==> flow/design.v <==
module ALU (result, read_data_1, read_data_2, shmat, opcode, functioncode);
	input [31:0] read_data_1;
	input [31:0] read_data_2;
	input [4:0] shmat;
	input [5:0] opcode;
	input [5:0] functioncode;
	output reg [31:0] result;
	always @(*)
		begin
		result = 32'b0;
		if(opcode==6'b001000)						 
			result=read_data_1+read_data_2;
		else if(opcode==6'b001001)					 
			result=read_data_1+read_data_2;
		else if(opcode==6'b001100)					 
			result=read_data_1&read_data_2;
		else if(opcode==6'b001101)					 
			result=read_data_1|read_data_2;
		else if(opcode==6'b001010)					 
			result=($signed(read_data_1)<$signed(read_data_2)) ? 32'b1 : 32'b0;
		else if(opcode==6'b001011)					 
			result=(read_data_1<read_data_2) ? 32'b1 : 32'b0;
		else if(opcode==6'b100100 |opcode==6'b100101 |opcode==6'b110000 | opcode==6'b100011  
		| opcode==6'b101000 | opcode==6'b111000 | opcode==6'b101001 | opcode==6'b101011)	 
			result=read_data_1+read_data_2;
		else if(opcode==6'b000000)					 
			begin
			if(functioncode==6'b100000)  
				result=read_data_1+read_data_2;
			else if(functioncode==6'b100001)  
				result=read_data_1+read_data_2;
			else if(functioncode==6'b100100)  
				result=read_data_1 & read_data_2;
			else if(functioncode==6'b100101)  
				result=read_data_1 | read_data_2;
			else if(functioncode==6'b100111)  
				result=~(read_data_1 | read_data_2);
			else if(functioncode==6'b000000)  
				result=read_data_2 << shmat;
			else if(functioncode==6'b101010)  
				result=($signed(read_data_1)<$signed(read_data_2)) ? 32'b1 : 32'b0;
			else if(functioncode==6'b101011)	 
				result=(read_data_1<read_data_2) ? 32'b1 : 32'b0;
			else if(functioncode==6'b000011)	 
				result= $signed(read_data_2) >>> shmat;
			else if(functioncode==6'b000010)  
				result= read_data_2 >> shmat;
			else if(functioncode==6'b100010)  
				result=read_data_1-read_data_2;
			else if(functioncode==6'b100011)  
				result= read_data_1-read_data_2;
			end
		end
endmodule
module mips_registers ( read_data_1, read_data_2, write_data, read_reg_1, read_reg_2, write_reg, signal_reg_write, clk );
	output [31:0] read_data_1, read_data_2;
	input [31:0] write_data;
	input [4:0] read_reg_1, read_reg_2, write_reg;
	input signal_reg_write, clk;
	reg [31:0] registers [31:1];
	always @(posedge clk)
		if (signal_reg_write && write_reg != 5'd0)
			registers[write_reg] <= write_data;
	assign read_data_1 = (read_reg_1 == 5'd0) ? 32'b0 : registers[read_reg_1];
	assign read_data_2 = (read_reg_2 == 5'd0) ? 32'b0 : registers[read_reg_2];
endmodule
module mips_core (
	input         clk,
	input         rst,
	output [31:0] imem_addr,
	input  [31:0] imem_rdata,
	output [31:0] dmem_addr,
	output [31:0] dmem_wdata,
	output [3:0]  dmem_wmask,
	output        dmem_we,
	input  [31:0] dmem_rdata,
	output        wb_en,
	output [4:0]  wb_reg,
	output [31:0] wb_data
);
reg [31:0] PC;
wire [31:0] instruction = imem_rdata;
wire [31:0] read_data_1;
wire [31:0] read_data_2;
wire [31:0] ALU_result;
reg [31:0] ALU_mux;
reg [4:0] REG_dst_mux;
reg [31:0] REG_write_mux;
reg [31:0] MEM_result;
reg write_reg_signal;
reg write_mem_signal;
reg [3:0] mem_mask;
reg [31:0] next_PC;
wire [5:0] opcode = instruction[31:26];
wire [4:0] rs = instruction[25:21];
wire [4:0] rt = instruction[20:16];
wire [4:0] rd = instruction[15:11];
wire [4:0] shmat = instruction[10:6];
wire [5:0] functioncode = instruction[5:0];
wire [15:0] imm = instruction[15:0];
wire [25:0] adress = instruction[25:0];
wire [31:0] PC_plus4 = PC + 32'd4;
wire [31:0] branchadress = {{14{imm[15]}}, imm, 2'b00};
wire [31:0] jumpadress = {PC[31:28], adress, 2'b00};
mips_registers regblock(read_data_1, read_data_2, REG_write_mux, rs, rt, REG_dst_mux, write_reg_signal, clk);
ALU ALUblock(ALU_result, read_data_1, ALU_mux, shmat, opcode, functioncode);
always @(*)
begin
	REG_dst_mux = rt;
	write_reg_signal = 1'b1;
	write_mem_signal = 1'b0;
	mem_mask = 4'b1111;
	ALU_mux = read_data_2;
	REG_write_mux = ALU_result;
	next_PC = PC_plus4;
	if (opcode==6'b100100)           
		MEM_result = {24'b0, dmem_rdata[7:0]};
	else if (opcode==6'b100101)      
		MEM_result = {16'b0, dmem_rdata[15:0]};
	else                             
		MEM_result = dmem_rdata;
	if (opcode==6'b000000)           
		begin
		REG_dst_mux = rd;
		if (functioncode==6'b001000)   
			begin
			write_reg_signal = 1'b0;
			next_PC = read_data_1;
			end
		end
	else                             
		begin
		if (opcode==6'b000011)         
			REG_dst_mux = 5'b11111;
		if (opcode==6'b101000 | opcode==6'b101001 | opcode==6'b111000 | opcode==6'b101011)  
			begin
			write_mem_signal = 1'b1;
			write_reg_signal = 1'b0;
			if (opcode==6'b101000)       
				mem_mask = 4'b0001;
			else if (opcode==6'b101001)  
				mem_mask = 4'b0011;
			end
		else if (opcode==6'b000100 | opcode==6'b000101 | opcode==6'b000010)  
			write_reg_signal = 1'b0;
		if (opcode!=6'b001100 && opcode!=6'b001101)
			ALU_mux = {{16{imm[15]}}, imm};
		else
			ALU_mux = {16'b0, imm};
		if (opcode==6'b000011)         
			REG_write_mux = PC + 32'd8;
		else if (opcode==6'b100011 | opcode==6'b100100 | opcode==6'b100101 | opcode==6'b110000)  
			REG_write_mux = MEM_result;
		else if (opcode==6'b001111)    
			REG_write_mux = {imm, 16'b0};
		if (opcode==6'b000100 && read_data_1==read_data_2)        
			next_PC = PC_plus4 + branchadress;
		else if (opcode==6'b000101 && read_data_1!=read_data_2)   
			next_PC = PC_plus4 + branchadress;
		else if (opcode==6'b000010 | opcode==6'b000011)          
			next_PC = jumpadress;
		end
end
always @(posedge clk)
	if (rst)
		PC <= 32'b0;
	else
		PC <= next_PC;
assign imem_addr  = PC;
assign dmem_addr  = ALU_result;
assign dmem_wdata = read_data_2;
assign dmem_wmask = mem_mask;
assign dmem_we    = write_mem_signal;
assign wb_en      = write_reg_signal && (REG_dst_mux != 5'd0);
assign wb_reg     = REG_dst_mux;
assign wb_data    = REG_write_mux;
endmodule
# Tool chain data of mips_core
# Tool output for the design above, in the order of the flow.
# Lines are those of the file above, counted from 1.
# Library cell names are shortened.
# A cell with n/a has no value.
# design
top_module	mips_core
clock	clk
library	sky130hd
lib_corner	tt_025C_1v80

# Word-level counts
# Yosys after proc, flatten, opt, wreduce and memory -nomap, before mapping. Memory bits, and registers merged into a memory's read port (data or address), are not among the register bits. Print and check cells are not counted.
# Memory sizes are those after Yosys's memory passes, which may raise the word count (mostly to a power of two), join words into wider ones and drop unused or constant bits.
# word_totals
reg_bits	32
ramBits	992
mem_count	1
input_bits	66
out_inout_bits	139
wordCells	129
# classes
add_sub_neg	5
compare	2
eq_ne	36
n_shift	3
n_mux	52
n_logic	19
reduce_logical	9
# mem_list
name	words	word_bits	rd	wr	line	text
regblock.registers	31	32	2	1	60	reg [31:0] registers [31:1];
# op_table
op	count
2-to-1 mux 32 bit	36
equality test 6 bit (second input constant)	17
adder 32 bit	2
less-than comparator 32 bit	2
equality test 6 x 4 -> 1 bit (second input constant)	8
adder 32 x 3 -> 32 bit (second input constant)	1
subtractor 32 bit	1
equality test 32 bit	1
inequality test 32 bit	1
AND 32 bit	1
bitwise OR 32 bit	1
adder 32 x 4 -> 32 bit (second input constant)	1
left shift 32 x 5 -> 32 bit	1
>> shifter 32 x 5 -> 32 bit	1
>>> shifter 32 x 5 -> 32 bit	1
NOT 32 bit	1
equality test 6 x 2 -> 1 bit (second input constant)	4
bitwise OR 1 bit	16
2-to-1 mux 4 bit	4
2-to-1 mux 5 bit	3
equality test 6 x 3 -> 1 bit (second input constant)	2
inequality test 6 x 4 -> 1 bit (second input constant)	2
logical NOT 6 bit	2
logical NOT 5 bit	2
2-to-1 mux 1 bit	9
nonzero test 5 bit	1
logical AND 1 bit	4
inequality test 4 bit (second input constant)	1

# Logic depth
# Yosys ltp: most cells in a row. Word level: on the elaborated netlist, between registers, memories and ports. Mapped: between sequential cells and ports; inverters and the memories' decode and read muxes count.
# depth
depth_word	30
ABC_AREA	0
depth_mapped	28
mapped_depth_nobuf	21

# Netlist
# Source: synth_stat.txt of the flow (Yosys; design flattened, memories mapped). It holds for the ABC_AREA given above (unset counts as 0); a run with the other value may have another netlist.
# Totals and module areas in this step are rounded.
# types
cell	count
edfxtp_1	992
mux4_2	287
mux2i_1	411
ha_1	127
nor2_1	421
a21oi_1	299
o21ai_0	242
nand2_1	320
o22ai_1	182
xnor2_1	102
clkbuf_1	229
mux2_2	75
a211oi_1	100
dfxtp_1	32
o221ai_1	67
xor2_1	58
inv_1	135
buf_4	58
# Other cell types: 95; their cells: 1201.
# synth_totals
stdcells	5338
area_um2	63500
seqArea_um2	30400
ffs	1024
n_buf	412
# By module: a second synthesis without flattening, with its own total; a netlist apart from the flattened one above.
# hier_totals
hier_cells	5089
area_unflattened_um2	62800
# Each row is one instance without its submodules.
# by_module
module	instances	cells	mod_area_um2
mips_registers	1	2601	46500
ALU	1	1541	9870
mips_core	1	947	6400

# Worst setup path after synthesis
# Source: OpenSTA report_checks on the synthesized netlist (no wires, ideal clock, input and output delay 20% of the period each), path of least setup slack; recovery checks are left aside. Register names are those of the netlist, which keeps one name where synthesis merged equal registers.
# synth_timing
path_type	input port to output port
start	input port imem_rdata[30]
end	output port wb_data[31]
tclk_ns	12.0
in_delay_ns	2.400
t_first_pin_ns	2.400
arrival_ns	8.938
t_required_ns	9.600
setup_slack_ns	0.662
path_delay_ns	6.538
stages	22
period_less_setup_slack_ns	11.338
# "path_delay_ns" is the arrival time less input delay plus setup time.
# At an output port there is no setup time.
# "stages": output pins that drive a net of the path, with the launching flip-flop's if there is one; two outputs of one cell count as two.
# "period_less_setup_slack_ns" is the clock period less the worst setup slack; recovery checks do not enter. This is arithmetic on one report: input and output delays are still those of the set period (20% each).
# The rows between start and end are the longest chain of elaborated cells between them; the timing report does not say that the signal goes this way. Where chains are equally long, one stands for them.
# A line is the first line of the expression or statement that the cell stems from. Yosys adds cells for indexed reads and writes and turns some case tables into memories.
# synth_between
cell_sequence	clkbuf_1 nor3_1 nand2_1 clkbuf_1 clkbuf_1 clkbuf_1 buf_1 clkbuf_1 buf_1 a21oi_1 ha_1 clkbuf_1 o21bai_1 a21o_1 a211oi_1 a211oi_1 o21ai_0 a2111oi_0 or4_1 a21oi_1 nor3_1 o21ai_0
elab_chain_cells	29
cells_between	66
classes_between	add/sub: 2; eq/ne: 18; shift: 3; mux: 28; logic: 13; reduce/logical: 2
# synth_rtl
element	line	text
from (decl)	71	input [31:0] imem_rdata,
inequality test 6 x 4 -> 1 bit	146	if (opcode!=6'b001100 && opcode!=6'b001101)
logical AND 1 bit	146
2-to-1 mux 32 bit	146
2-to-1 mux 32 bit	122	if (opcode==6'b000000)
subtractor 32 bit	51	result= read_data_1-read_data_2;
2-to-1 mux 32 bit	50	else if(functioncode==6'b100011)
2-to-1 mux 32 bit	48	else if(functioncode==6'b100010)
[15 not listed]	n/a
2-to-1 mux 32 bit	15	else if(opcode==6'b001100)
2-to-1 mux 32 bit	13	else if(opcode==6'b001001)
2-to-1 mux 32 bit	11	if(opcode==6'b001000)
2-to-1 mux 32 bit	154	else if (opcode==6'b001111)
2-to-1 mux 32 bit	152	else if (opcode==6'b100011 | opcode==6'b100100 | opcode==6'b100101 | opcode==6'b110000)
2-to-1 mux 32 bit	150	if (opcode==6'b000011)
2-to-1 mux 32 bit	122
to (decl)	79	output [31:0] wb_data

# Worst path after layout
# From the final timing report of run B: the path of least setup slack in the routed layout; clock arrival at registers is part of the times.
# layout_timing
path_type	input port to output port
start	input port imem_rdata[22]
end	output port wb_data[25]
tclk_ns	11.8
in_delay_ns	2.36
t_first_pin_ns	2.36
arrival_ns	7.63
t_required_ns	9.44
setup_slack_ns	1.81
stages	25
# The rows between start and end are the longest chain of elaborated cells between them; the timing report does not say that the signal goes this way. Where chains are equally long, one stands for them.
# A memory read counts as a cell of the chain, while the word-level depth stops at memories.
# layout_between
cell_sequence	buf_16 or2_4 buf_12 buf_8 o221ai_1 o221ai_1 o32ai_4 buf_4 ha_1 a21o_1 a21oi_2 o21bai_4 a221oi_4 o21ai_4 buf_4 a211o_1 a21oi_2 xnor2_2 nand2_1 buf_6 and3_4 a22o_1 a21oi_4 buf_12 buf_2
elab_chain_cells	27
cells_between	32
classes_between	add/sub: 2; mux: 25; logic: 3; reduce/logical: 1; memory: 1
# layout_rtl
element	line	text
from (decl)	71	input [31:0] imem_rdata,
memory (31 x 32 bit)	60	reg [31:0] registers [31:1];
2-to-1 mux 32 bit	64	assign read_data_1 = (read_reg_1 == 5'd0) ? 32'b0 : registers[read_reg_1];
subtractor 32 bit	51	result= read_data_1-read_data_2;
2-to-1 mux 32 bit	50	else if(functioncode==6'b100011)
2-to-1 mux 32 bit	48	else if(functioncode==6'b100010)
2-to-1 mux 32 bit	46	else if(functioncode==6'b000010)
2-to-1 mux 32 bit	44	else if(functioncode==6'b000011)
[13 not listed]	n/a
2-to-1 mux 32 bit	15	else if(opcode==6'b001100)
2-to-1 mux 32 bit	13	else if(opcode==6'b001001)
2-to-1 mux 32 bit	11	if(opcode==6'b001000)
2-to-1 mux 32 bit	154	else if (opcode==6'b001111)
2-to-1 mux 32 bit	152	else if (opcode==6'b100011 | opcode==6'b100100 | opcode==6'b100101 | opcode==6'b110000)
2-to-1 mux 32 bit	150	if (opcode==6'b000011)
2-to-1 mux 32 bit	122	if (opcode==6'b000000)
to (decl)	79	output [31:0] wb_data

# Stored flow runs of mips_core (5 of them; Yosys, OpenROAD, sky130hd). They differ in their settings and are not a sequence. Constraints: input delay and output delay 20% of the set period each, output load 0.01 pF.
# "achieved_clock_period_ns" is the run's clock period less its worst setup slack. It is reckoned from that one timing run; input and output delays stay at 20% of the period that was set.
# By "total_power_mw" is meant OpenSTA's value without simulated activity: inputs other than the clock are taken to toggle once in ten clock periods, and the tool carries that through the logic.
# Results are given in rounded form.
# Settings: - = not set for that run.
# Among the results, - means that no value is shown for the run.
run name	ABC_AREA	CAP_MARGIN	CELL_PAD_IN_SITES_GLOBAL_PLACEMENT	CORE_ASPECT_RATIO	CORE_UTILIZATION	CTS_CLUSTER_DIAMETER	GPL_TIMING_DRIVEN	MAX_ROUTING_LAYER	MIN_ROUTING_LAYER	PLACE_DENSITY	SETUP_SLACK_MARGIN	SLEW_MARGIN	TNS_END_PERCENT	period_ns	CORE_MARGIN	HOLD_SLACK_MARGIN	CELL_PAD_IN_SITES_DETAIL_PLACEMENT	die_footprint_um2	worstSetupSlack_ns	synthArea_um2	achieved_clock_period_ns	total_power_mw	post_route_util_pct	setupTns_ns
run A	1	0	0	1.32	40	179	0	met4	met2	0.6	0.2	25	60	18.0	2	-	-	-	-	-	-	-	-	-
run B	-	20	-	-	40	-	-	-	-	0.6	2.85	20	-	11.8	2	-	-	162000	1.81	63500	9.990	10.3	52.0	0.000
run C	-	0	1	-	40	-	-	-	-	0.6	0.2	20	-	12.0	2	0.02	-	162000	0.320	63500	11.680	9.49	46.7	0.000
run D	0	20	-	-	35	-	0	met4	-	0.51	-	20	-	20.7	9	0.08	0	197000	1.35	63500	19.351	5.83	42.5	0.000
run E	-	20	-	1.26	64	139	0	-	-	0.82	-	35	75	16.6	2	0.02	-	-	-	-	-	-	-	-
# Run A: incomplete, routing halted on GRT-0116
# Run E: incomplete, routing halted on GRT-0116
